==> flow/design.v <==
module RCServo(clk, rst, RxD_data, RCServo_pulse);
input clk;
input rst;
input [9:0] RxD_data;
output RCServo_pulse;
reg [9:0] RxD_data_reg;
always @(posedge clk) if(rst) RxD_data_reg <= 10'd0; else RxD_data_reg <= RxD_data;
parameter ClkDiv = 195;   
reg [7:0] ClkCount;
reg ClkTick;
always @(posedge clk) if(rst) ClkTick <= 1'b0; else ClkTick <= (ClkCount==ClkDiv-2);  
always @(posedge clk) if(rst) ClkCount <= 8'b0; else if(ClkTick) ClkCount <= 8'b0; else ClkCount <= ClkCount + 1'b1; 
reg [11:0] PulseCount;
always @(posedge clk) if(rst) PulseCount <= 12'b0; else if(ClkTick) PulseCount <= PulseCount + 1'b1;  
reg [9:0] RCServo_position;
always @(posedge clk) if(rst) RCServo_position <= 10'd0; else if(PulseCount==0) RCServo_position <= RxD_data_reg; 
reg RCServo_pulse;
always @(posedge clk) if(rst) RCServo_pulse <= 1'b0; else RCServo_pulse <= (PulseCount < {2'b00,RCServo_position}); 
endmodule
module multiplexerServo(select, normalSort, servoTest, muxOut);
input [0:0] select;		 
input [9:0] normalSort, servoTest;	 
output [9:0] muxOut;	 
reg [9:0] muxOut;	 
parameter normal = 1'b0, test = 1'b1;  
always@(select or normalSort or servoTest)
	begin
		case(select)
			normal:
				begin
				muxOut <= normalSort;	 
				end
			test:
				begin
				muxOut <= servoTest;	 
				end
		endcase
	end
endmodule
module multiplexerFour(select, muxOut, startOut, controllerInput, maintenanceInput, controllerStart, maintenanceStart);
input [0:0] select;	 
input controllerStart, maintenanceStart;	 
input [2:0] controllerInput, maintenanceInput;	 
output startOut;	 
output [2:0] muxOut;	 
reg startOut;
reg [2:0] muxOut;
parameter controller = 1'b0, maintenance = 1'b1; 
always@(select or controllerInput or maintenanceStart or controllerStart or maintenanceInput)
	begin
		case(select)
			controller:
				begin
				startOut <= controllerStart;	 
				muxOut <= controllerInput;	 
				end
			maintenance:
				begin
				startOut <= maintenanceStart;	 
				muxOut <= maintenanceInput;	 
				end
		endcase
	end
endmodule
module multiplexerOutput(select, normalOutput, maintenanceOutput, muxOut);
input [0:0] select;		 
input [2:0] normalOutput, maintenanceOutput;	 
output [2:0] muxOut;	 
reg [2:0] muxOut;	 
parameter normal = 1'b0, maintenance = 1'b1;  
always@(select or normalOutput or maintenanceOutput)
	begin
		case(select)
			normal:
				begin
				muxOut <= normalOutput;	 
				end
			maintenance:
				begin
				muxOut <= maintenanceOutput;	 
				end
		endcase
	end
endmodule
module multiplexerSeven(select, mbedInput, controllerOutput, maintenanceOutput);
input [0:0] select;	 
input [6:0] mbedInput;	 
output [6:0] controllerOutput, maintenanceOutput;	 
reg [6:0] controllerOutput, maintenanceOutput;	 
parameter controller = 1'b0, maintenance = 1'b1;  
always@(select or mbedInput)
	begin
		case(select)
			controller:
				begin
				controllerOutput <= mbedInput;	 
				maintenanceOutput <= 7'b0111111;	 
				end
			maintenance:
				begin
				maintenanceOutput <= mbedInput;	 
				controllerOutput <= 7'b1101110;	 
				end
		endcase
	end
endmodule
module multiplexerThree(select, controllerInput, maintenanceInput, controllerStart, maintenanceStart, startOut, muxOut);
input [0:0] select;
input [0:0] controllerStart, maintenanceStart;
input [1:0] controllerInput, maintenanceInput;
output [0:0] startOut;
output [1:0] muxOut;
reg [0:0] startOut;
reg [1:0] muxOut;
parameter controller = 1'b0, maintenance = 1'b1; 
always@(select or controllerStart or controllerInput or maintenanceStart or maintenanceInput)
	begin
		case(select)
			controller:
				begin
				startOut <= controllerStart;
				muxOut <= controllerInput;
				end
			maintenance:
				begin
				startOut <= maintenanceStart;
				muxOut <= maintenanceInput;
				end
		endcase
	end
endmodule
module controller(clk, rst, mbedInput, mbedOutput, sortStart, sortColour, dispenseStart, dispense, sortCompleteIn, dispenseCompleteIn);
input rst;
input clk;					 
input [6:0] mbedInput;		 
input sortCompleteIn, dispenseCompleteIn;
output [2:0] mbedOutput;	 
output [2:0] sortColour;	 
output [0:0] sortStart, dispenseStart;	 
output [1:0] dispense;		 
reg [6:0] mbedInput_reg;	 
reg [6:0] mbedInputCheck;
reg [0:0] sortStart;
reg [2:0] sortColour;
reg [0:0] dispenseStart;
reg [1:0] dispense;			
reg [2:0] mbedOutput;
reg sortCompleteOut, dispenseCompleteOut;
reg recieved;
reg [15:0] count;
always@(posedge clk)
	if(rst)
		begin
		mbedInput_reg <= 0;
		mbedInputCheck <= 0;
		sortStart <= 0;
		sortColour <= 0;
		dispenseStart <= 0;
		dispense <= 0;
		mbedOutput <= 0;
		sortCompleteOut <= 0;
		dispenseCompleteOut <= 0;
		recieved <= 0;
		count <= 0;
		end
	else
	begin
	if(sortCompleteIn == 1'b1)	 
		begin
		sortCompleteOut <= 1'b1;	 
		end
	if(dispenseCompleteIn == 1'b1)  
		begin
		dispenseCompleteOut <= 1'b1;  
		end
	if(mbedInputCheck != mbedInput)
		begin
		mbedInputCheck <= mbedInput;	 
		mbedInput_reg <= mbedInput;	 
		recieved <= 1'b1;	 
		sortCompleteOut <= 1'b0;	 
		dispenseCompleteOut <= 1'b0;	 
		end
	else
		begin
		if(count >= 50000)	 
			begin
			count <= 16'b0;
			recieved <= 1'b0;
			end
		else
			begin
			count <= count + 1'b1;
			end
		end
	sortStart <= mbedInput_reg[0:0];		 
	sortColour <= mbedInput_reg[3:1];	 
	dispenseStart <= mbedInput_reg[4:4];	 
	dispense <= mbedInput_reg[6:5];		 
	mbedOutput[0:0] <= recieved;		 
	mbedOutput[1:1] <= sortCompleteOut;	 
	mbedOutput[2:2] <= dispenseCompleteOut;	 
	end
endmodule
module dispense(clk, rst, start, dispense, dispenseServoRed, dispenseServoGreenBlue, complete, redLED, greenLED, blueLED);
input rst;
input clk, start;  
input [1:0] dispense;	 
output [9:0] dispenseServoRed, dispenseServoGreenBlue;	 
output complete;
output [0:0] redLED, greenLED, blueLED;
reg [3:0] state;  
reg [9:0] dispenseServoRed, dispenseServoGreenBlue;  
reg [14:0] pause;  
reg [1:0] dispense_reg, dispenseCheck;  
reg complete;
reg [0:0] redLED, greenLED, blueLED;
parameter control = 4'd0, red = 4'd1, redSecond = 4'd2, redThird = 4'd3, green = 4'd4, greenSecond = 4'd5, greenThird = 4'd6, blue = 4'd7, blueSecond = 4'd8, blueThird = 4'd9;
always@(posedge clk)
	if(rst)
		begin
		dispenseServoRed <= 10'd440;
		dispenseServoGreenBlue <= 10'd375;
		state <= 0;
		pause <= 0;
		dispense_reg <= 0;
		dispenseCheck <= 0;
		complete <= 0;
		redLED <= 0;
		greenLED <= 0;
		blueLED <= 0;
		end
	else
	begin
		if(dispense != dispenseCheck)	 
			begin
			dispenseCheck <= dispense;	 
			dispense_reg <= dispense;	 
			complete <= 1'b0;
			end
		if(start == 1'b1)	 
			begin
				case(state)
						control:		 
							begin
							if(dispense_reg == 2'b00)	 
								begin
								dispense_reg <= 2'b11;	 
								state <= red;			 
								end
							else if(dispense_reg == 2'b01)	 
								begin
								dispense_reg <= 2'b11;	 
								state <= green;			 
								end
							else if(dispense_reg == 2'b10)	 
								begin
								dispense_reg <= 2'b11;	 
								state <= blue;			 
								end
							else
								begin
								state <= control;		 
								end
							end
						red:			 
							begin
							redLED <= 1'b1;
							dispenseServoRed <= 10'd200;	 
							state <= redSecond;			 
							end
						redSecond:		 
							begin
							if(pause >= 30000)		 
								begin
								pause <= 15'b0;				 
								dispenseServoRed <= 10'd440;	 
								state <= redThird;
								end
							else
								begin
								pause <= pause + 1'b1;		 
								state <= redSecond;		 
								end
							end
						redThird:
							begin
							if(pause >= 20000)		 
								begin
								pause <= 15'b0;
								complete <= 1'b1;	 
								redLED <= 1'b0;
								state <= control;	 
								end
							else
								begin
								pause <= pause + 1'b1;
								state <= redThird;
								end
							end
						green:			 
							begin
							greenLED <= 1'b1;
							dispenseServoGreenBlue <= 10'd355;
							if(pause >= 15000)		 
								begin
								pause <= 15'b0;
								state <= greenSecond;				 
								end
							else
								begin
								pause <= pause + 1'b1;
								state <= green;
								end						
							end
						greenSecond:	 
							begin
							dispenseServoGreenBlue <= 10'd590;	 
							if(pause >= 20000)		 
								begin
								pause <= 15'b0;				 
								state <= greenThird;
								end
							else
								begin
								pause <= pause + 1'b1;		 
								state <= greenSecond;	 
								end
							end
						greenThird:
							begin
							dispenseServoGreenBlue <= 10'd375;	 
							if(pause >= 20000)		 
								begin
								pause <= 15'b0;
								complete <= 1'b1;	 
								greenLED <= 1'b0;
								state <= control;	 
								end
							else
								begin
								pause <= pause + 1'b1;
								state <= greenThird;
								end
							end
						blue:			 
							begin
							blueLED <= 1'b1;
							dispenseServoGreenBlue <= 10'd395;
							if(pause >= 15000)		 
								begin
								pause <= 15'b0;
								state <= blueSecond;			 
								end
							else
								begin
								pause <= pause + 1'b1;
								state <= blue;
								end
							end
						blueSecond:		 
							begin
							dispenseServoGreenBlue <= 10'd10;	 
							if(pause >= 20000)			 
								begin
								pause <= 15'b0;					 
								state <= blueThird;
								end
							else
								begin
								pause <= pause + 1'b1;		 
								state <= blueSecond;	 
								end
							end
						blueThird:
							begin
								dispenseServoGreenBlue <= 10'd375;	 
								if(pause >= 20000)		 
								begin
								pause <= 15'b0;
								complete <= 1'b1;	 
								blueLED <= 1'b0;
								state <= control;	 
								end
							else
								begin
								pause <= pause + 1'b1;
								state <= blueThird;
								end
							end
				endcase
			end
	end	
endmodule
module sort(clk, rst, start, colour, sortServoRedBlue, sortServoGreenOther, sortServoBinRecycle, liftUp, liftDown, complete, redLED, greenLED, blueLED);
input rst;
input clk, start;
input [2:0] colour;
output [9:0] sortServoRedBlue, sortServoGreenOther, sortServoBinRecycle;
output [0:0] liftUp, liftDown;
output complete;
output [0:0] redLED, greenLED, blueLED;
reg [9:0] sortServoRedBlue, sortServoGreenOther, sortServoBinRecycle;
reg [0:0] liftUp, liftDown;
reg [3:0] state;
reg [16:0] pause;
reg [2:0] colour_reg, colourCheck;
reg complete;
reg [0:0] redLED, greenLED, blueLED;
parameter colourSense = 4'd0, red = 4'd1, redSecond = 4'd2, green = 4'd3, greenSecond = 4'd4,
		  blue = 4'd5, blueSecond = 4'd6, bin = 4'd7, binSecond = 4'd8, binThird = 4'd9,
		  recycle = 4'd10, recycleSecond = 4'd11, recycleThird = 4'd12, lift = 4'd13, liftTwo = 4'd14, liftThree = 4'd15;
always@(posedge clk)
	if(rst)
		begin
		sortServoRedBlue <= 10'd355;
		sortServoGreenOther <= 10'd340;
		sortServoBinRecycle <= 10'd580;
		liftUp <= 1'b1;
		liftDown <= 1'b0;
		state <= 0;
		pause <= 0;
		colour_reg <= 0;
		colourCheck <= 0;
		complete <= 0;
		redLED <= 0;
		greenLED <= 0;
		blueLED <= 0;
		end
	else
	begin
		if(colour != colourCheck)
				begin
					colourCheck <= colour;
					colour_reg <= colour;
					complete <= 1'b0;
				end
		if(start == 1'b1)
			begin
				case(state)
					colourSense:					 
						begin
							if(colour_reg == 3'b000)	 
								begin
								colour_reg <= 3'b111;	 
								state <= red;
								end
							else if(colour_reg == 3'b001)  
								begin
								colour_reg <= 3'b111;	 
								state <= green;
								end
							else if(colour_reg == 3'b010)	 
								begin
								colour_reg <= 3'b111;	 
								state <= blue;
								end
							else if(colour_reg == 3'b011)	 
								begin
								colour_reg <= 3'b111;	 
								state <= bin;
								end
							else if(colour_reg == 3'b100)	 
								begin
								colour_reg <= 3'b111;	 
								state <= recycle;
								end
							else if(colour_reg == 3'b101)	 
								begin
								colour_reg <= 3'b111;	 
								state <= lift;
								end
							else
								begin
								state <= colourSense;
								end
						end
					red:							 
						begin
						redLED <= 1'b1;
						sortServoRedBlue <= 10'd570;   
							if(pause >= 20000)		 
								begin
								pause <= 17'b0;                  
								sortServoRedBlue <= 10'd355;     
								state <= redSecond;  
								end
							else
								begin
								pause <= pause + 1'b1;	 
								state <= red;	 
								end                    
						end
					redSecond:
						begin
						if(pause >= 5000)		 
							begin
							pause <= 17'b0;
							complete <= 1'b1;	 
							redLED <= 1'b0;
							state <= colourSense;  
							end
						else
							begin
							pause <= pause + 1'b1;
							state <= redSecond;
							end
						end
					green:							 
						begin
						greenLED <= 1'b1;
						sortServoGreenOther <= 10'd70; 	 
							if(pause >= 20000)		 
								begin
								pause <= 17'b0;
								sortServoGreenOther <= 10'd340;	 
								state <= greenSecond;			 
								end
							else						 
								begin
								pause <= pause + 1'b1;	 
								state <= green;			 
								end				 
						end
					greenSecond:
						begin
						if(pause >= 5000)		 
							begin
							pause <= 17'b0;
							complete <= 1'b1;	 
							greenLED <= 1'b0;
							state <= colourSense;  
							end
						else
							begin
							pause <= pause + 1'b1;	 
							state <= greenSecond;	 
							end	
						end
					blue:							 
						begin
						blueLED <= 1'b1;
						sortServoRedBlue <= 10'd185;   
							if(pause >= 20000)	 
								begin
								pause <= 17'b0;                  
								sortServoRedBlue <= 10'd355;     
								state <= blueSecond;
								end
							else
								begin
								pause <= pause + 1'b1;	 
								state <= blue;	 
								end					
						end
					blueSecond:
						begin
						if(pause >= 5000)	 
							begin
							pause <= 17'b0;
							complete <= 1'b1;	 
							blueLED <= 1'b0;
							state <= colourSense;		 
							end
						else
							begin
							pause <= pause + 1'b1;
							state <= blueSecond;
							end
						end
					bin:							 
						begin
						sortServoGreenOther <= 10'd560;	 
						sortServoBinRecycle <= 10'd350;	 
							if(pause >= 20000)	 
								begin
								pause <= 17'b0;																
								sortServoGreenOther <= 10'd340;	 
								state <= binSecond;	 
								end
							else
								begin
								pause <= pause + 1'b1;	 
								state <= bin;	 
								end			
						end
					binSecond:
						begin
						if(pause >= 20000)	 
								begin
								pause <= 17'b0;
								sortServoBinRecycle <= 10'd580;	 
								state <= binThird;
								end
							else
								begin
								pause <= pause + 1'b1;	 
								state <= binSecond;	 
								end
						end
					binThird:
						begin
						if(pause >= 5000)	 
							begin
							pause <= 17'b0;
							complete <= 1'b1;	 
							state <= colourSense;			 
							end
						else
							begin
							pause <= pause + 1'b1;
							state <= binThird;
							end
						end
					recycle:						 
						begin
						sortServoGreenOther <= 10'd560;	 
						sortServoBinRecycle <= 10'd580;	 
							if(pause >= 20000)	 
								begin
								pause <= 17'b0;								
								sortServoGreenOther <= 10'd340;	 
								state <= recycleSecond;		 
								end
							else
								begin
								pause <= pause + 1'b1;	 
								state <= recycle;	 
								end										
						end
					recycleSecond:
						begin
						if(pause >= 20000)	 
							begin
							pause <= 17'b0;
							sortServoBinRecycle <= 10'd350;	 
							state <= recycleThird;
							end
						else
							begin
							pause <= pause + 1'b1;	 
							state <= recycleSecond;	 
							end	
						end
					recycleThird:
						begin
						if(pause >= 5000)		 
							begin
							pause <= 17'b0;
							complete <= 1'b1;	 
							state <= colourSense;	 
							end
						else
							begin
							pause <= pause + 1'b1;
							state <= recycleThird;
							end
						end
					lift:				 
						begin
						liftUp <= 1'b0; 
						liftDown <= 1'b0; 
						if(pause >= 100000)	 
							begin
							pause <= 17'b0;
							state <= liftTwo;	 
							end
						else
							begin
							pause <= pause + 1'b1;
							state <= lift;
							end
						end
					liftTwo:
						begin
						liftUp <= 1'b1; 
						liftDown <= 1'b0; 
						if(pause >= 10000)		 
							begin
							pause <= 17'b0;
							state <= liftThree;
							end
						else
							begin
							pause <= pause + 1'b1;
							state <= liftTwo;
							end
						end
					liftThree:
						begin
						liftUp <= 1'b1;  
						liftDown <= 1'b1; 
						if(pause >= 100000)		 
							begin
							pause <= 17'b0;
							liftUp <= 1'b1; 
							liftDown <= 1'b0; 
							complete <= 1'b1;	 
							state <= colourSense;
							end
						else
							begin
							pause <= pause + 1'b1;
							state <= liftThree;
							end
						end
				endcase
		end
	end
endmodule
module maintenance(clk, rst, inputSignal, results, sortStart, dispenseStart, sortColour, dispense, sortComplete, dispenseComplete,
			selectRedBlue, selectGreenOther, selectBinRecycle, selectRed, selectGreenBlue, positionRedBlue, positionGreenOther, positionBinRecycle, positionRed, positionGreenBlue, state);
input rst;
input clk;
input [6:0] inputSignal;
input sortComplete, dispenseComplete;
output [2:0] results;
output [2:0] sortColour;	 
output sortStart, dispenseStart;	 
output [1:0] dispense;		 
output [9:0] positionRedBlue, positionGreenOther, positionBinRecycle, positionRed, positionGreenBlue;
output selectRedBlue, selectGreenOther, selectBinRecycle, selectRed, selectGreenBlue;
output [4:0] state;
reg [4:0] state;
reg [0:0] start;
reg [5:0] controlSignal;
reg [5:0] controlSignal_reg;
reg [5:0] controlSignalCheck;
reg [2:0] sortColour;
reg sortStart, dispenseStart;
reg [1:0] dispense;
reg [2:0] results;
reg [0:0] complete;
reg [0:0] received;
reg [14:0] pause;
reg [15:0] count;
reg [9:0] positionRedBlue, positionGreenOther, positionBinRecycle, positionRed, positionGreenBlue;
reg selectRedBlue, selectGreenOther, selectBinRecycle, selectRed, selectGreenBlue;
parameter control = 5'd0, binHopper = 5'd1, dispenseRed = 5'd2, dispenseGreen = 5'd3, dispenseBlue = 5'd4,
		  testRedBlueLeft = 5'd5, testRedBlueCentre = 5'd6, testRedBlueRight = 5'd7, testGreenOtherUp = 5'd8,
		  testGreenOtherCentre = 5'd9, testGreenOtherDown = 5'd10, testBinRecycleLeft = 5'd11,
		  testBinRecycleRight = 5'd12, testRedPush = 5'd13, testRedHome = 5'd14, testGreenBlueLeft = 5'd15,
		  testGreenBlueCentre = 5'd16, testGreenBlueRight = 5'd17, maintenanceEND = 5'd18;
always@(posedge clk)
	if(rst) results <= 3'b0; else
	begin
	results[0:0] <= received;
	results[1:1] <= complete;
	results[2:2] <= 1'b0;
	end
always@(posedge clk)
	if(rst)
		begin
		dispense <= 2'b11;
		sortColour <= 3'b111;
		state <= 0;
		pause <= 0;
		count <= 0;
		start <= 0;
		controlSignal <= 0;
		controlSignal_reg <= 0;
		controlSignalCheck <= 0;
		sortStart <= 0;
		dispenseStart <= 0;
		complete <= 0;
		received <= 0;
		positionRedBlue <= 0;
		positionGreenOther <= 0;
		positionBinRecycle <= 0;
		positionRed <= 0;
		positionGreenBlue <= 0;
		selectRedBlue <= 0;
		selectGreenOther <= 0;
		selectBinRecycle <= 0;
		selectRed <= 0;
		selectGreenBlue <= 0;
		end
	else
	begin
		controlSignal <= inputSignal[5:0];	 
		start <= inputSignal[6:6];			 
		if(controlSignal != controlSignalCheck)	 
			begin
			controlSignalCheck <= controlSignal;	 
			controlSignal_reg <= controlSignal;		 
			received <= 1'b1;	 
			complete <= 1'b0;	 
			end
		else if(count == 50000)	 
			begin
			count <= 16'b0;
			received <= 1'b0;
			end
		else
			begin
			count <= count + 1'b1;
			end
		if(start)	 
			begin
				case(state)
					control:
						begin
							if(controlSignal_reg == 6'b000001)	 
								begin
								controlSignal_reg <= 6'b111111;	 
								state <= binHopper;
								end
							else if(controlSignal_reg == 6'b000010)	 
								begin
								controlSignal_reg <= 6'b111111;	 
								state <= dispenseRed;
								end
							else if(controlSignal_reg == 6'b000011)	 
								begin
								controlSignal_reg <= 6'b111111;	 
								state <= dispenseGreen;
								end
							else if(controlSignal_reg == 6'b000100)	 
								begin
								controlSignal_reg <= 6'b111111;	 
								state <= dispenseBlue;
								end
							else if(controlSignal_reg == 6'b000101)	 
								begin
								controlSignal_reg <= 6'b111111;	 
								state <= testRedBlueLeft;
								end
							else if(controlSignal_reg == 6'b000110)	 
								begin
								controlSignal_reg <= 6'b111111;	 
								state <= testRedBlueCentre;
								end
							else if(controlSignal_reg == 6'b000111)	 
								begin
								controlSignal_reg <= 6'b111111;	 
								state <= testRedBlueRight;
								end
							else if(controlSignal_reg == 6'b001000)	 
								begin
								controlSignal_reg <= 6'b111111;	 
								state <= testGreenOtherUp;
								end
							else if(controlSignal_reg == 6'b001001)	 
								begin
								controlSignal_reg <= 6'b111111;	 
								state <= testGreenOtherCentre;
								end
							else if(controlSignal_reg == 6'b001010)	 
								begin
								controlSignal_reg <= 6'b111111;	 
								state <= testGreenOtherDown;
								end
							else if(controlSignal_reg == 6'b001011)	 
								begin
								controlSignal_reg <= 6'b111111;	 
								state <= testBinRecycleLeft;
								end
							else if(controlSignal_reg == 6'b001100)	 
								begin
								controlSignal_reg <= 6'b111111;	 
								state <= testBinRecycleRight;
								end
							else if(controlSignal_reg == 6'b001101)	 
								begin
								controlSignal_reg <= 6'b111111;	 
								state <= testRedPush;	
								end
							else if(controlSignal_reg == 6'b001110)	 
								begin
								controlSignal_reg <= 6'b111111;	 
								state <= testRedHome;
								end
							else if(controlSignal_reg == 6'b001111)	 
								begin
								controlSignal_reg <= 6'b111111;	 
								state <= testGreenBlueLeft;
								end
							else if(controlSignal_reg == 6'b010000)	 
								begin
								controlSignal_reg <= 6'b111111;	 
								state <= testGreenBlueCentre;
								end
							else if(controlSignal_reg == 6'b010001)	 
								begin
								controlSignal_reg <= 6'b111111;	 
								state <= testGreenBlueRight;
								end
							else if(controlSignal_reg == 6'b010010)	 
								begin
								controlSignal_reg <= 6'b111111;	 
								state <= maintenanceEND;
								end
							else		 
								begin
								state <= control;
								end
						end
					binHopper:			 
						begin
						sortStart <= 1'b1;	 
						sortColour <= 3'b011;	 
						if(sortComplete)	 
							begin
							sortColour <= 3'b111;	 
							sortStart <= 1'b0;		 
							complete <= 1'b1;		 
							state <= control;		
							end
						else				 
							begin
							state <= binHopper;
							end
						end
					dispenseRed:		 
						begin
						dispenseStart <= 1'b1;	 
						dispense <= 2'b00;		 
						if(dispenseComplete)	 
							begin
							dispense <= 2'b11;	 
							dispenseStart <= 1'b0;	 
							complete <= 1'b1;	 
							state <= control;	 
							end
						else
							begin
							state <= dispenseRed;	 
							end
						end
					dispenseGreen:		 
						begin
						dispenseStart <= 1'b1;	 
						dispense <= 2'b01;		 
						if(dispenseComplete)	 
							begin
							dispense <= 2'b11;	 
							dispenseStart <= 1'b0;	 
							complete <= 1'b1;	 
							state <= control;	 
							end
						else
							begin
							state <= dispenseGreen;	 
							end
						end
					dispenseBlue:		 
						begin
						dispenseStart <= 1'b1;	 
						dispense <= 2'b10;		 
						if(dispenseComplete)	 
							begin
							dispense <= 2'b11;	 
							dispenseStart <= 1'b0;	 
							complete <= 1'b1;	 
							state <= control;	 
							end
						else
							begin
							state <= dispenseBlue;  
							end
						end
					testRedBlueLeft:
						begin
						selectRedBlue <= 1'b1;
						positionRedBlue <= 10'd570;	 
						if(pause == 25000)	 
							begin
							pause <= 15'b0;	 
							complete <= 1'b1;
							state <= control;	 
							end
						else
							begin
							pause <= pause + 1'b1;
							state <= testRedBlueLeft;
							end
						end
					testRedBlueCentre:
						begin
						selectRedBlue <= 1'b1;
						positionRedBlue <= 10'd355;	 
						if(pause == 25000)	 
							begin
							pause <= 15'b0;	 
							complete <= 1'b1;
							state <= control;	 
							end
						else
							begin
							pause <= pause + 1'b1;	 
							state <= testRedBlueCentre;	 
							end
						end
					testRedBlueRight:
						begin
						selectRedBlue <= 1'b1;
						positionRedBlue <= 10'd185;	 
						if(pause == 25000)	 
							begin
							pause <= 15'b0;	 
							complete <= 1'b1;
							state <= control;	 
							end
						else
							begin
							pause <= pause + 1'b1;	 
							state <= testRedBlueRight;	 
							end
						end
					testGreenOtherUp:
						begin
						selectGreenOther <= 1'b1;
						positionGreenOther <= 10'd560;	 
						if(pause == 25000)	 
							begin
							pause <= 15'b0;	 
							complete <= 1'b1;
							state <= control;	 
							end
						else
							begin
							pause <= pause + 1'b1;	 
							state <= testGreenOtherUp;	 
							end
						end
					testGreenOtherCentre:
						begin
						selectGreenOther <= 1'b1;
						positionGreenOther <= 10'd340;	 
						if(pause == 25000)	 
							begin
							pause <= 15'b0;	 
							complete <= 1'b1;
							state <= control;	 
							end
						else
							begin
							pause <= pause + 1'b1;	 
							state <= testGreenOtherCentre;	 
							end
						end
					testGreenOtherDown:
						begin
						selectGreenOther <= 1'b1;
						positionGreenOther <= 10'd70;	 
						if(pause == 25000)	 
							begin
							pause <= 15'b0;	 
							complete <= 1'b1;
							state <= control;	 
							end
						else
							begin
							pause <= pause + 1'b1;	 
							state <= testGreenOtherDown;	 
							end
						end
					testBinRecycleLeft:
						begin
						selectBinRecycle <= 1'b1;
						positionBinRecycle <= 10'd350;	 
						if(pause == 25000)	 
							begin
							pause <= 15'b0;	 
							complete <= 1'b1;
							state <= control;	 
							end
						else
							begin
							pause <= pause + 1'b1;	 
							state <= testBinRecycleLeft;	 
							end
						end
					testBinRecycleRight:
						begin
						selectBinRecycle <= 1'b1;
						positionBinRecycle <= 10'd580;	 
						if(pause == 25000)	 
							begin
							pause <= 15'b0;	 
							complete <= 1'b1;
							state <= control;	 
							end
						else
							begin
							pause <= pause + 1'b1;	 
							state <= testBinRecycleRight;	 
							end
						end
					testRedPush:
						begin
						selectRed <= 1'b1;
						positionRed <= 10'd200;	 
						if(pause == 25000)	 
							begin
							pause <= 15'b0;	 
							complete <= 1'b1;
							state <= control;	 
							end
						else
							begin
							pause <= pause + 1'b1;	 
							state <= testRedPush;	 
							end
						end
					testRedHome:
						begin
						selectRed <= 1'b1;
						positionRed <= 10'd440;	 
						if(pause == 25000)	 
							begin
							pause <= 15'b0;	 
							complete <= 1'b1;
							state <= control;	 
							end
						else
							begin
							pause <= pause + 1'b1;	 
							state <= testRedHome;	 
							end
						end
					testGreenBlueLeft:
						begin
						selectGreenBlue <= 1'b1;
						positionGreenBlue <= 10'd550;	 
						if(pause == 25000)	 
							begin
							pause <= 15'b0;	 
							complete <= 1'b1;
							state <= control;	 
							end
						else
							begin
							pause <= pause + 1'b1;	 
							state <= testGreenBlueLeft;	 
							end
						end
					testGreenBlueCentre:
						begin
						selectGreenBlue <= 1'b1;
						positionGreenBlue <= 10'd355;	 
						if(pause == 25000)	 
							begin
							pause <= 15'b0;	 
							complete <= 1'b1;
							state <= control;	 
							end
						else
							begin
							pause <= pause + 1'b1;	 
							state <= testGreenBlueCentre;	 
							end
						end
					testGreenBlueRight:
						begin
						selectGreenBlue <= 1'b1;
						positionGreenBlue <= 10'd10;	 
						if(pause == 25000)	 
							begin
							pause <= 15'b0;	 
							complete <= 1'b1;
							state <= control;	 
							end
						else
							begin
							pause <= pause + 1'b1;	 
							state <= testGreenBlueRight;	 
							end
						end
					maintenanceEND:
						begin
						selectRedBlue <= 1'b1;
						selectGreenOther <= 1'b1;
						selectBinRecycle <= 1'b1;
						selectRed <= 1'b1;
						selectGreenBlue <= 1'b1;
						positionRedBlue <= 10'd355;
						positionGreenOther <= 10'd355;
						positionBinRecycle <= 10'd580;
						positionRed <= 10'd440;
						positionGreenBlue <= 10'd355;
						if(pause == 25000)	 
							begin
							pause <= 15'b0;
							selectRedBlue <= 1'b0;
							selectGreenOther <= 1'b0;
							selectBinRecycle <= 1'b0;
							selectRed <= 1'b0;
							selectGreenBlue <= 1'b0;
							complete <= 1'b1;
							state <= control;
							end
						else
							begin
							pause <= pause + 1'b1;
							state <= maintenanceEND;
							end
						end
				endcase
			end
	end
endmodule
module System(
	clk,
	rst,
	mbed,
	select,
	GreenBlueServoOut,
	RedServoOut,
	BinRecycleServoOut,
	RedBlueServoOut,
	GreenOtherServoOut,
	dispenseBlueLED,
	dispenseComplete,
	dispenseGreenLED,
	dispenseRedLED,
	mainState,
	mbedOutput,
	results,
	sortBlueLED,
	sortComplete,
	sortGreenLED,
	sortRedLED
);
input	clk;
input	rst;
input	[6:0] mbed;
input	[0:0] select;
output	GreenBlueServoOut;
output	RedServoOut;
output	BinRecycleServoOut;
output	RedBlueServoOut;
output	GreenOtherServoOut;
output	[0:0] dispenseBlueLED;
output	[0:0] dispenseComplete;
output	[0:0] dispenseGreenLED;
output	[0:0] dispenseRedLED;
output	[4:0] mainState;
output	[2:0] mbedOutput;
output	[2:0] results;
output	[0:0] sortBlueLED;
output	[0:0] sortComplete;
output	[0:0] sortGreenLED;
output	[0:0] sortRedLED;
wire	[1:0] conDispenseColour;
wire	[0:0] conDispenseStart;
wire	[2:0] conSortColour;
wire	[0:0] conSortStart;
wire	[2:0] controllerOutput;
wire	[0:0] dispenseComplete_ALTERA_SYNTHESIZED;
wire	[9:0] mainBinRecycle;
wire	[1:0] mainDispenseColour;
wire	[0:0] maindispenseStart;
wire	[9:0] mainGreenBlue;
wire	[9:0] mainGreenOther;
wire	[9:0] mainRed;
wire	[9:0] mainRedBlue;
wire	[2:0] mainSortColour;
wire	[0:0] mainSortStart;
wire	[2:0] maintenanceOutput;
wire	[9:0] normalBinRecycle;
wire	[9:0] normalGreenBlue;
wire	[9:0] normalGreenOther;
wire	[9:0] normalRed;
wire	[9:0] normalRedBlue;
wire	[0:0] selectBinRecycle;
wire	[0:0] selectGreenBlue;
wire	[0:0] selectGreenOther;
wire	[0:0] selectRed;
wire	[0:0] selectRedBlue;
wire	[0:0] sortComplete_ALTERA_SYNTHESIZED;
wire	[0:0] startSort;
wire	[9:0] SYNTHESIZED_WIRE_0;
wire	[9:0] SYNTHESIZED_WIRE_1;
wire	[9:0] SYNTHESIZED_WIRE_2;
wire	[2:0] SYNTHESIZED_WIRE_3;
wire	[6:0] SYNTHESIZED_WIRE_4;
wire	[6:0] SYNTHESIZED_WIRE_5;
wire	[0:0] SYNTHESIZED_WIRE_6;
wire	[1:0] SYNTHESIZED_WIRE_7;
wire	[9:0] SYNTHESIZED_WIRE_8;
wire	[9:0] SYNTHESIZED_WIRE_9;
RCServo	b2v_BinRecycleServo(.clk(clk),.rst(rst),
.RxD_data(SYNTHESIZED_WIRE_0),.RCServo_pulse(BinRecycleServoOut));
defparam	b2v_BinRecycleServo.ClkDiv = 4;
multiplexerServo	b2v_BinRecycleServoMux(.normalSort(normalBinRecycle),
.select(selectBinRecycle),.servoTest(mainBinRecycle),.muxOut(SYNTHESIZED_WIRE_0));
defparam	b2v_BinRecycleServoMux.normal = 'b0;
defparam	b2v_BinRecycleServoMux.test = 'b1;
RCServo	b2v_GreenBlueServo(.clk(clk),.rst(rst),
.RxD_data(SYNTHESIZED_WIRE_1),.RCServo_pulse(GreenBlueServoOut));
defparam	b2v_GreenBlueServo.ClkDiv = 4;
multiplexerServo	b2v_GreenBlueServoMux(.normalSort(normalGreenBlue),
.select(selectGreenBlue),.servoTest(mainGreenBlue),.muxOut(SYNTHESIZED_WIRE_1));
defparam	b2v_GreenBlueServoMux.normal = 'b0;
defparam	b2v_GreenBlueServoMux.test = 'b1;
RCServo	b2v_GreenOtherServo(.clk(clk),.rst(rst),
.RxD_data(SYNTHESIZED_WIRE_2),.RCServo_pulse(GreenOtherServoOut));
defparam	b2v_GreenOtherServo.ClkDiv = 4;
multiplexerServo	b2v_GreenOtherServoMux(.normalSort(normalGreenOther),
.select(selectGreenOther),.servoTest(mainGreenOther),.muxOut(SYNTHESIZED_WIRE_2));
defparam	b2v_GreenOtherServoMux.normal = 'b0;
defparam	b2v_GreenOtherServoMux.test = 'b1;
sort	b2v_inst(.clk(clk),.rst(rst),
.start(startSort),.colour(SYNTHESIZED_WIRE_3),.complete(sortComplete_ALTERA_SYNTHESIZED),.blueLED(sortBlueLED),.greenLED(sortGreenLED),.redLED(sortRedLED),.sortServoBinRecycle(normalBinRecycle),.sortServoGreenOther(normalGreenOther),.sortServoRedBlue(normalRedBlue));
defparam	b2v_inst.bin = 'b0111;
defparam	b2v_inst.binSecond = 'b1000;
defparam	b2v_inst.binThird = 'b1001;
defparam	b2v_inst.blue = 'b0101;
defparam	b2v_inst.blueSecond = 'b0110;
defparam	b2v_inst.colourSense = 'b0000;
defparam	b2v_inst.green = 'b0011;
defparam	b2v_inst.greenSecond = 'b0100;
defparam	b2v_inst.recycle = 'b1010;
defparam	b2v_inst.recycleSecond = 'b1011;
defparam	b2v_inst.recycleThird = 'b1100;
defparam	b2v_inst.red = 'b0001;
defparam	b2v_inst.redSecond = 'b0010;
multiplexerFour	b2v_inst11(.controllerStart(conSortStart),
.maintenanceStart(mainSortStart),.controllerInput(conSortColour),.maintenanceInput(mainSortColour),.select(select),.startOut(startSort),.muxOut(SYNTHESIZED_WIRE_3));
defparam	b2v_inst11.controller = 'b0;
defparam	b2v_inst11.maintenance = 'b1;
multiplexerOutput	b2v_inst12(.maintenanceOutput(maintenanceOutput),
.normalOutput(controllerOutput),.select(select),.muxOut(mbedOutput));
defparam	b2v_inst12.maintenance = 'b1;
defparam	b2v_inst12.normal = 'b0;
multiplexerThree	b2v_inst17(.controllerInput(conDispenseColour),
.controllerStart(conDispenseStart),.maintenanceInput(mainDispenseColour),.maintenanceStart(maindispenseStart),.select(select),.muxOut(SYNTHESIZED_WIRE_7),.startOut(SYNTHESIZED_WIRE_6));
defparam	b2v_inst17.controller = 'b0;
defparam	b2v_inst17.maintenance = 'b1;
maintenance	b2v_inst2(.clk(clk),.rst(rst),
.sortComplete(sortComplete_ALTERA_SYNTHESIZED),.dispenseComplete(dispenseComplete_ALTERA_SYNTHESIZED),.inputSignal(SYNTHESIZED_WIRE_4),.sortStart(mainSortStart),.dispenseStart(maindispenseStart),.selectRedBlue(selectRedBlue),.selectGreenOther(selectGreenOther),.selectBinRecycle(selectBinRecycle),.selectRed(selectRed),.selectGreenBlue(selectGreenBlue),.dispense(mainDispenseColour),.positionBinRecycle(mainBinRecycle),.positionGreenBlue(mainGreenBlue),.positionGreenOther(mainGreenOther),.positionRed(mainRed),.positionRedBlue(mainRedBlue),.results(maintenanceOutput),.sortColour(mainSortColour),.state(mainState));
defparam	b2v_inst2.binHopper = 'b00001;
defparam	b2v_inst2.control = 'b00000;
defparam	b2v_inst2.dispenseBlue = 'b00100;
defparam	b2v_inst2.dispenseGreen = 'b00011;
defparam	b2v_inst2.dispenseRed = 'b00010;
defparam	b2v_inst2.maintenanceEND = 'b10010;
defparam	b2v_inst2.testBinRecycleLeft = 'b01011;
defparam	b2v_inst2.testBinRecycleRight = 'b01100;
defparam	b2v_inst2.testGreenBlueCentre = 'b10000;
defparam	b2v_inst2.testGreenBlueLeft = 'b01111;
defparam	b2v_inst2.testGreenBlueRight = 'b10001;
defparam	b2v_inst2.testGreenOtherCentre = 'b01001;
defparam	b2v_inst2.testGreenOtherDown = 'b01010;
defparam	b2v_inst2.testGreenOtherUp = 'b01000;
defparam	b2v_inst2.testRedBlueCentre = 'b00110;
defparam	b2v_inst2.testRedBlueLeft = 'b00101;
defparam	b2v_inst2.testRedBlueRight = 'b00111;
defparam	b2v_inst2.testRedHome = 'b01110;
defparam	b2v_inst2.testRedPush = 'b01101;
controller	b2v_inst3(.clk(clk),.rst(rst),
.sortCompleteIn(sortComplete_ALTERA_SYNTHESIZED),.dispenseCompleteIn(dispenseComplete_ALTERA_SYNTHESIZED),.mbedInput(SYNTHESIZED_WIRE_5),.dispense(conDispenseColour),.dispenseStart(conDispenseStart),.mbedOutput(controllerOutput),.sortColour(conSortColour),.sortStart(conSortStart));
multiplexerSeven	b2v_inst4(.mbedInput(mbed),
.select(select),.controllerOutput(SYNTHESIZED_WIRE_5),.maintenanceOutput(SYNTHESIZED_WIRE_4));
defparam	b2v_inst4.controller = 'b0;
defparam	b2v_inst4.maintenance = 'b1;
dispense	b2v_inst6(.clk(clk),.rst(rst),
.start(SYNTHESIZED_WIRE_6),.dispense(SYNTHESIZED_WIRE_7),.complete(dispenseComplete_ALTERA_SYNTHESIZED),.blueLED(dispenseBlueLED),.dispenseServoGreenBlue(normalGreenBlue),.dispenseServoRed(normalRed),.greenLED(dispenseGreenLED),.redLED(dispenseRedLED));
defparam	b2v_inst6.blue = 'b0111;
defparam	b2v_inst6.blueSecond = 'b1000;
defparam	b2v_inst6.blueThird = 'b1001;
defparam	b2v_inst6.control = 'b0000;
defparam	b2v_inst6.green = 'b0100;
defparam	b2v_inst6.greenSecond = 'b0101;
defparam	b2v_inst6.greenThird = 'b0110;
defparam	b2v_inst6.red = 'b0001;
defparam	b2v_inst6.redSecond = 'b0010;
defparam	b2v_inst6.redThird = 'b0011;
RCServo	b2v_RedBlueServo(.clk(clk),.rst(rst),
.RxD_data(SYNTHESIZED_WIRE_8),.RCServo_pulse(RedBlueServoOut));
defparam	b2v_RedBlueServo.ClkDiv = 4;
multiplexerServo	b2v_RedBlueServoMux(.normalSort(normalRedBlue),
.select(selectRedBlue),.servoTest(mainRedBlue),.muxOut(SYNTHESIZED_WIRE_8));
defparam	b2v_RedBlueServoMux.normal = 'b0;
defparam	b2v_RedBlueServoMux.test = 'b1;
RCServo	b2v_RedServo(.clk(clk),.rst(rst),
.RxD_data(SYNTHESIZED_WIRE_9),.RCServo_pulse(RedServoOut));
defparam	b2v_RedServo.ClkDiv = 4;
multiplexerServo	b2v_RedServoMux(.normalSort(normalRed),
.select(selectRed),.servoTest(mainRed),.muxOut(SYNTHESIZED_WIRE_9));
defparam	b2v_RedServoMux.normal = 'b0;
defparam	b2v_RedServoMux.test = 'b1;
assign	dispenseComplete = dispenseComplete_ALTERA_SYNTHESIZED;
assign	results = maintenanceOutput;
assign	sortComplete = sortComplete_ALTERA_SYNTHESIZED;
endmodule
======== Reports on System ========
What the tools print for System, step after step.
Lines are those of the file above, counted from 1.
The mark -- stands for no value.
design
  top ..................................... System
  clock port .............................. clk
  cell library ............................ sky130hd
  library corner .......................... tt_025C_1v80

======== After elaboration ========
Source: Yosys, flattened and elaborated, memories not mapped. Widths are those after wreduce. Registers that Yosys merges into a memory's read port (data or address) are not register bits. Print and check cells do not count.
word-level totals
  output and inout bits ................... 24
  input port bits ......................... 10
  word-level cells ........................ 491
  register bits ........................... 475
operators by class
  reductions and logical operators ........ 92
  $add $sub $neg .......................... 15
  order comparisons ....................... 13
  bitwise logic cells ..................... 6
  muxes and demuxes ....................... 190
  equal/unequal tests ..................... 87
operators by type and width
  operator                                      number
  parallel mux 10 bit (select 2 bit)            10
  2-to-1 mux 6 bit                              21
  2-to-1 mux 5 bit                              21
  parallel mux 5 bit (select 19 bit)            1
  2-to-1 mux 4 bit                              22
  parallel mux 10 bit (select 4 bit)            2
  2-to-1 mux 15 bit                             5
  parallel mux 17 bit (select 4 bit)            1
  2-to-1 mux 17 bit                             4
  parallel mux 4 bit (select 16 bit)            1
  adder 12 x 1 -> 12 bit with constant B        5
  less-than comparator 12 x 10 -> 1 bit         5
  logical NOT 12 bit                            5
  parallel mux 10 bit (select 3 bit)            2
  2-to-1 mux 3 bit                              20
  parallel mux 10 bit (select 5 bit)            1
  2-to-1 mux 10 bit                             5
  equality test 6 x 4 -> 1 bit with constant B  8
  parallel mux 15 bit (select 3 bit)            1
  AND reduction 2 bit                           20
  equality test 4 bit with constant B           10
  equality test 5 x 4 -> 1 bit with constant B  8
  adder 8 x 1 -> 8 bit with constant B          5
  equality test 8 x 2 -> 1 bit with constant B  5
  parallel mux 4 bit (select 10 bit)            1
  nonzero test 2 bit                            17
  adder 16 x 1 -> 16 bit with constant B        2
  OR reduction 2 bit                            16
Not listed: further kinds 61, cells in them 179.

======== Logic depth ========
Longest topological path by Yosys (ltp), each cell counted once; first at word level (registers and memories cut), then after technology mapping (sequential cells cut; the memories' decode and read muxes count).
depth
  word-level depth ........................ 22
  ABC_AREA ................................ 0
  gate-level depth with buffers ........... 9
  depth with buffers taken out ............ 8

======== Netlist ========
Source: synth_stat.txt of the flow (Yosys; design flattened, memories mapped). It holds for the ABC_AREA given above (unset counts as 0); a run with the other value may have another netlist.
synthesis totals
  cell count .............................. 2009
  sequential part of the area ............. 8007.7 µm²
  chip area (Yosys) ....................... 17554.3 µm²
  mapped flip-flops ....................... 400
cell types
  type                       number  total area (µm²)
  sky130_fd_sc_hd__dfxtp_1   400     8007.68
  sky130_fd_sc_hd__nor2_1    334     1.25E+03
  sky130_fd_sc_hd__xor2_1    99      867.082
  sky130_fd_sc_hd__ha_1      69      863.328
  sky130_fd_sc_hd__mux2i_1   68      680.653
  sky130_fd_sc_hd__a21oi_1   132     660.634
  sky130_fd_sc_hd__nand2_1   144     540.518
  sky130_fd_sc_hd__nand3_1   87      435.418
  sky130_fd_sc_hd__xnor2_1   48      420.403
  sky130_fd_sc_hd__inv_1     96      360.346
  sky130_fd_sc_hd__and3_1    53      331.568
  sky130_fd_sc_hd__o21ai_0   62      310.298
  sky130_fd_sc_hd__clkbuf_1  63      236.477
  sky130_fd_sc_hd__nor3_1    40      200.192
  sky130_fd_sc_hd__nand4_1   29      181.424
  sky130_fd_sc_hd__nor4_1    26      162.656
  sky130_fd_sc_hd__nor2b_1   24      150.144
  sky130_fd_sc_hd__o21a_1    13      97.594
Not listed: further types 56, cells in them 222.
The figures by module come from a second, unflattened synthesis with its own total; it is not the netlist above.
unflattened totals
  cell total of the unflattened synthesis .. 2391
  area total of the unflattened synthesis .. 21780.9 µm²
Each row is one instance without its submodules.
modules
  module               cells  sequential area (µm²)  area (µm²)  times used
  RCServo #(ClkDiv=4)  204    840.8                  1940.6      5
  maintenance          555    1901.8                 4745.8      1
  sort                 322    1161.1                 2757.6      1
  dispense             245    860.8                  2024.4      1
  controller           169    720.7                  1526.5      1
  multiplexerServo     11     0.0                    161.4       5
  multiplexerSeven     15     0.0                    103.8       1
  multiplexerFour      4      0.0                    45.0        1
  multiplexerThree     3      0.0                    33.8        1
  multiplexerOutput    3      0.0                    33.8        1
  System               0      0.0                    0.0         1

======== Path before layout ========
OpenSTA on the mapped netlist: ideal clock, no wires. The path of least setup slack (recovery checks aside). Input and output delay are each 20% of the period. Register names are those of the netlist, which keeps one name where synthesis merged equal registers.
path after synthesis
  path type ............................... input to output
  start ................................... input select[0]
  end ..................................... output mbedOutput[0]
  setup slack ............................. 5.083 ns
  period .................................. 10.0 ns
  external output delay ................... 2.000 ns
  delay of the path ....................... 0.917 ns
  arrival ................................. 2.917 ns
  input delay ............................. 2.000 ns
  path buffers ............................ 3
  stages .................................. 4
  required time ........................... 8.000 ns
  synthesis period reached ................ 4.917 ns
"delay of the path" is the arrival time less input delay plus setup time.
A path that ends at an output port has no setup time.
"stages" counts driving pins, that of a launching flip-flop among them; a cell with two outputs on the path counts twice.
"synthesis period reached" is the clock period less the worst setup slack; recovery checks do not enter. This is arithmetic on one report: input and output delays are still those of the set period (20% each).
The rows between start and end are the longest chain of elaborated cells between them; the timing report does not say that the signal goes this way. Where chains are equally long, one stands for them.
Each line given opens the expression or statement behind the cell; cells for indexed reads and writes are added by Yosys, which also makes memories of some case tables.
on the way, after synthesis
  cell sequence ........................... sky130_fd_sc_hd__buf_6 sky130_fd_sc_hd__buf_4 sky130_fd_sc_hd__clkbuf_1 sky130_fd_sc_hd__mux2_2
  cells in the longest elaborated chain ... 2
RTL lines, path after synthesis
  what                               line  RTL
  start, declared                    1228  input [0:0] select;
  inverter 1 bit                     73    case(select)
  parallel mux 3 bit (select 2 bit)  73
  end, declared                      1239  output [2:0] mbedOutput;

======== Worst path after layout ========
From the final timing report of entry A: the path of least setup slack in the routed layout; clock arrival at registers is part of the times.
path post-layout
  path type ............................... input to output
  start ................................... input select[0]
  end ..................................... output mbedOutput[0]
  input delay ............................. 0.80 ns
  required time ........................... 3.18 ns
  period .................................. 3.98 ns
  arrival ................................. 2.54 ns
  external output delay ................... 0.80 ns
  setup slack ............................. 0.65 ns
  stages .................................. 4
  path buffers ............................ 3
The rows between start and end are the longest chain of elaborated cells between them; the timing report does not say that the signal goes this way. Where chains are equally long, one stands for them.
on the way, post-layout
  cell sequence ........................... sky130_fd_sc_hd__clkdlybuf4s50_1 sky130_fd_sc_hd__buf_4 sky130_fd_sc_hd__mux2_2 sky130_fd_sc_hd__clkdlybuf4s50_1
  cells in the longest elaborated chain ... 2
RTL lines, path post-layout
  what                               line  RTL
  start, declared                    1228  input [0:0] select;
  inverter 1 bit                     73    case(select)
  parallel mux 3 bit (select 2 bit)  73
  end, declared                      1239  output [2:0] mbedOutput;

Memo
Re: implementation data of System

Design System on sky130hd. What follows are 2 stored runs of the flow, each under its own settings; their order means nothing. The constraints put input and output delay at 20% of the set period each and load the outputs with 0.01 pF.
By "achieved clock period (ns)" is meant the clock period of the run minus its worst setup slack. This is arithmetic on one report: input and output delays are still those of the set period (20% each).
"finish__power__total" is the tool's figure for a default switching activity; nothing was simulated.

Flow files of entry A
==> flow/run.sh <==
#!/bin/bash
# the make line also repeats the synthesis and layout settings of config.mk as NAME=value (left out here)
make -C /OpenROAD-flow-scripts/flow DESIGN_CONFIG=/design/flow/config.mk WORK_HOME=/design/flow/orfs CLKGATE_MAP_FILE= finish
==> flow/config.mk <==
export PLATFORM = sky130hd
export DESIGN_NAME = System
export DESIGN_NICKNAME = System
export VERILOG_FILES = /design/flow/design.v
export SDC_FILE = /design/flow/constraint.sdc
export NUM_CORES = 4
export LEC_CHECK = 0
export CAP_MARGIN = 0
export CELL_PAD_IN_SITES_DETAIL_PLACEMENT = 0
export CELL_PAD_IN_SITES_GLOBAL_PLACEMENT = 2
export CORE_MARGIN = 4
export CORE_UTILIZATION = 41
export CTS_CLUSTER_DIAMETER = 45
export GPL_TIMING_DRIVEN = 1
export PLACE_DENSITY_LB_ADDON = 0.21
export SLEW_MARGIN = 0
==> flow/constraint.sdc <==
create_clock -name core_clock -period 3.98 [get_ports {clk}]
set_input_delay 0.7960 -clock core_clock [delete_from_list [all_inputs] [get_ports {clk}]]
set_output_delay 0.7960 -clock core_clock [all_outputs]
set_load 0.01 [all_outputs]

report of entry A
yosys chip area after synthesis (um^2): 17554.3
finish__design__die__area: 46190.6
finish__design__instance__area__stdcell: 20319.5
finish__timing__setup__ws: 0.649
finish__timing__hold__ws: 0.446
finish__power__total: 9.784e-03
achieved clock period (ns): 3.331

Flow files of entry B
==> flow/run.sh <==
#!/bin/bash
# the make line also repeats the synthesis and layout settings of config.mk as NAME=value (left out here)
make -C /OpenROAD-flow-scripts/flow DESIGN_CONFIG=/design/flow/config.mk WORK_HOME=/design/flow/orfs CLKGATE_MAP_FILE= finish
==> flow/config.mk <==
export PLATFORM = sky130hd
export DESIGN_NAME = System
export DESIGN_NICKNAME = System
export VERILOG_FILES = /design/flow/design.v
export SDC_FILE = /design/flow/constraint.sdc
export NUM_CORES = 4
export LEC_CHECK = 0
export ABC_AREA = 1
export CAP_MARGIN = 20
export CORE_MARGIN = 7
export CORE_UTILIZATION = 69
export CTS_CLUSTER_DIAMETER = 190
export GPL_ROUTABILITY_DRIVEN = 0
export GPL_TIMING_DRIVEN = 0
export MAX_ROUTING_LAYER = met4
export PLACE_DENSITY_LB_ADDON = 0.16
export SLEW_MARGIN = 20
export TNS_END_PERCENT = 55
==> flow/constraint.sdc <==
create_clock -name core_clock -period 5.18 [get_ports {clk}]
set_input_delay 1.0360 -clock core_clock [delete_from_list [all_inputs] [get_ports {clk}]]
set_output_delay 1.0360 -clock core_clock [all_outputs]
set_load 0.01 [all_outputs]

report of entry B
yosys chip area after synthesis (um^2): 18634.1
finish__design__die__area: 31803.4
finish__design__instance__area__stdcell: 20694.8
finish__timing__setup__ws: 2.053
finish__timing__hold__ws: 0.432
finish__power__total: 6.661e-03
achieved clock period (ns): 3.127
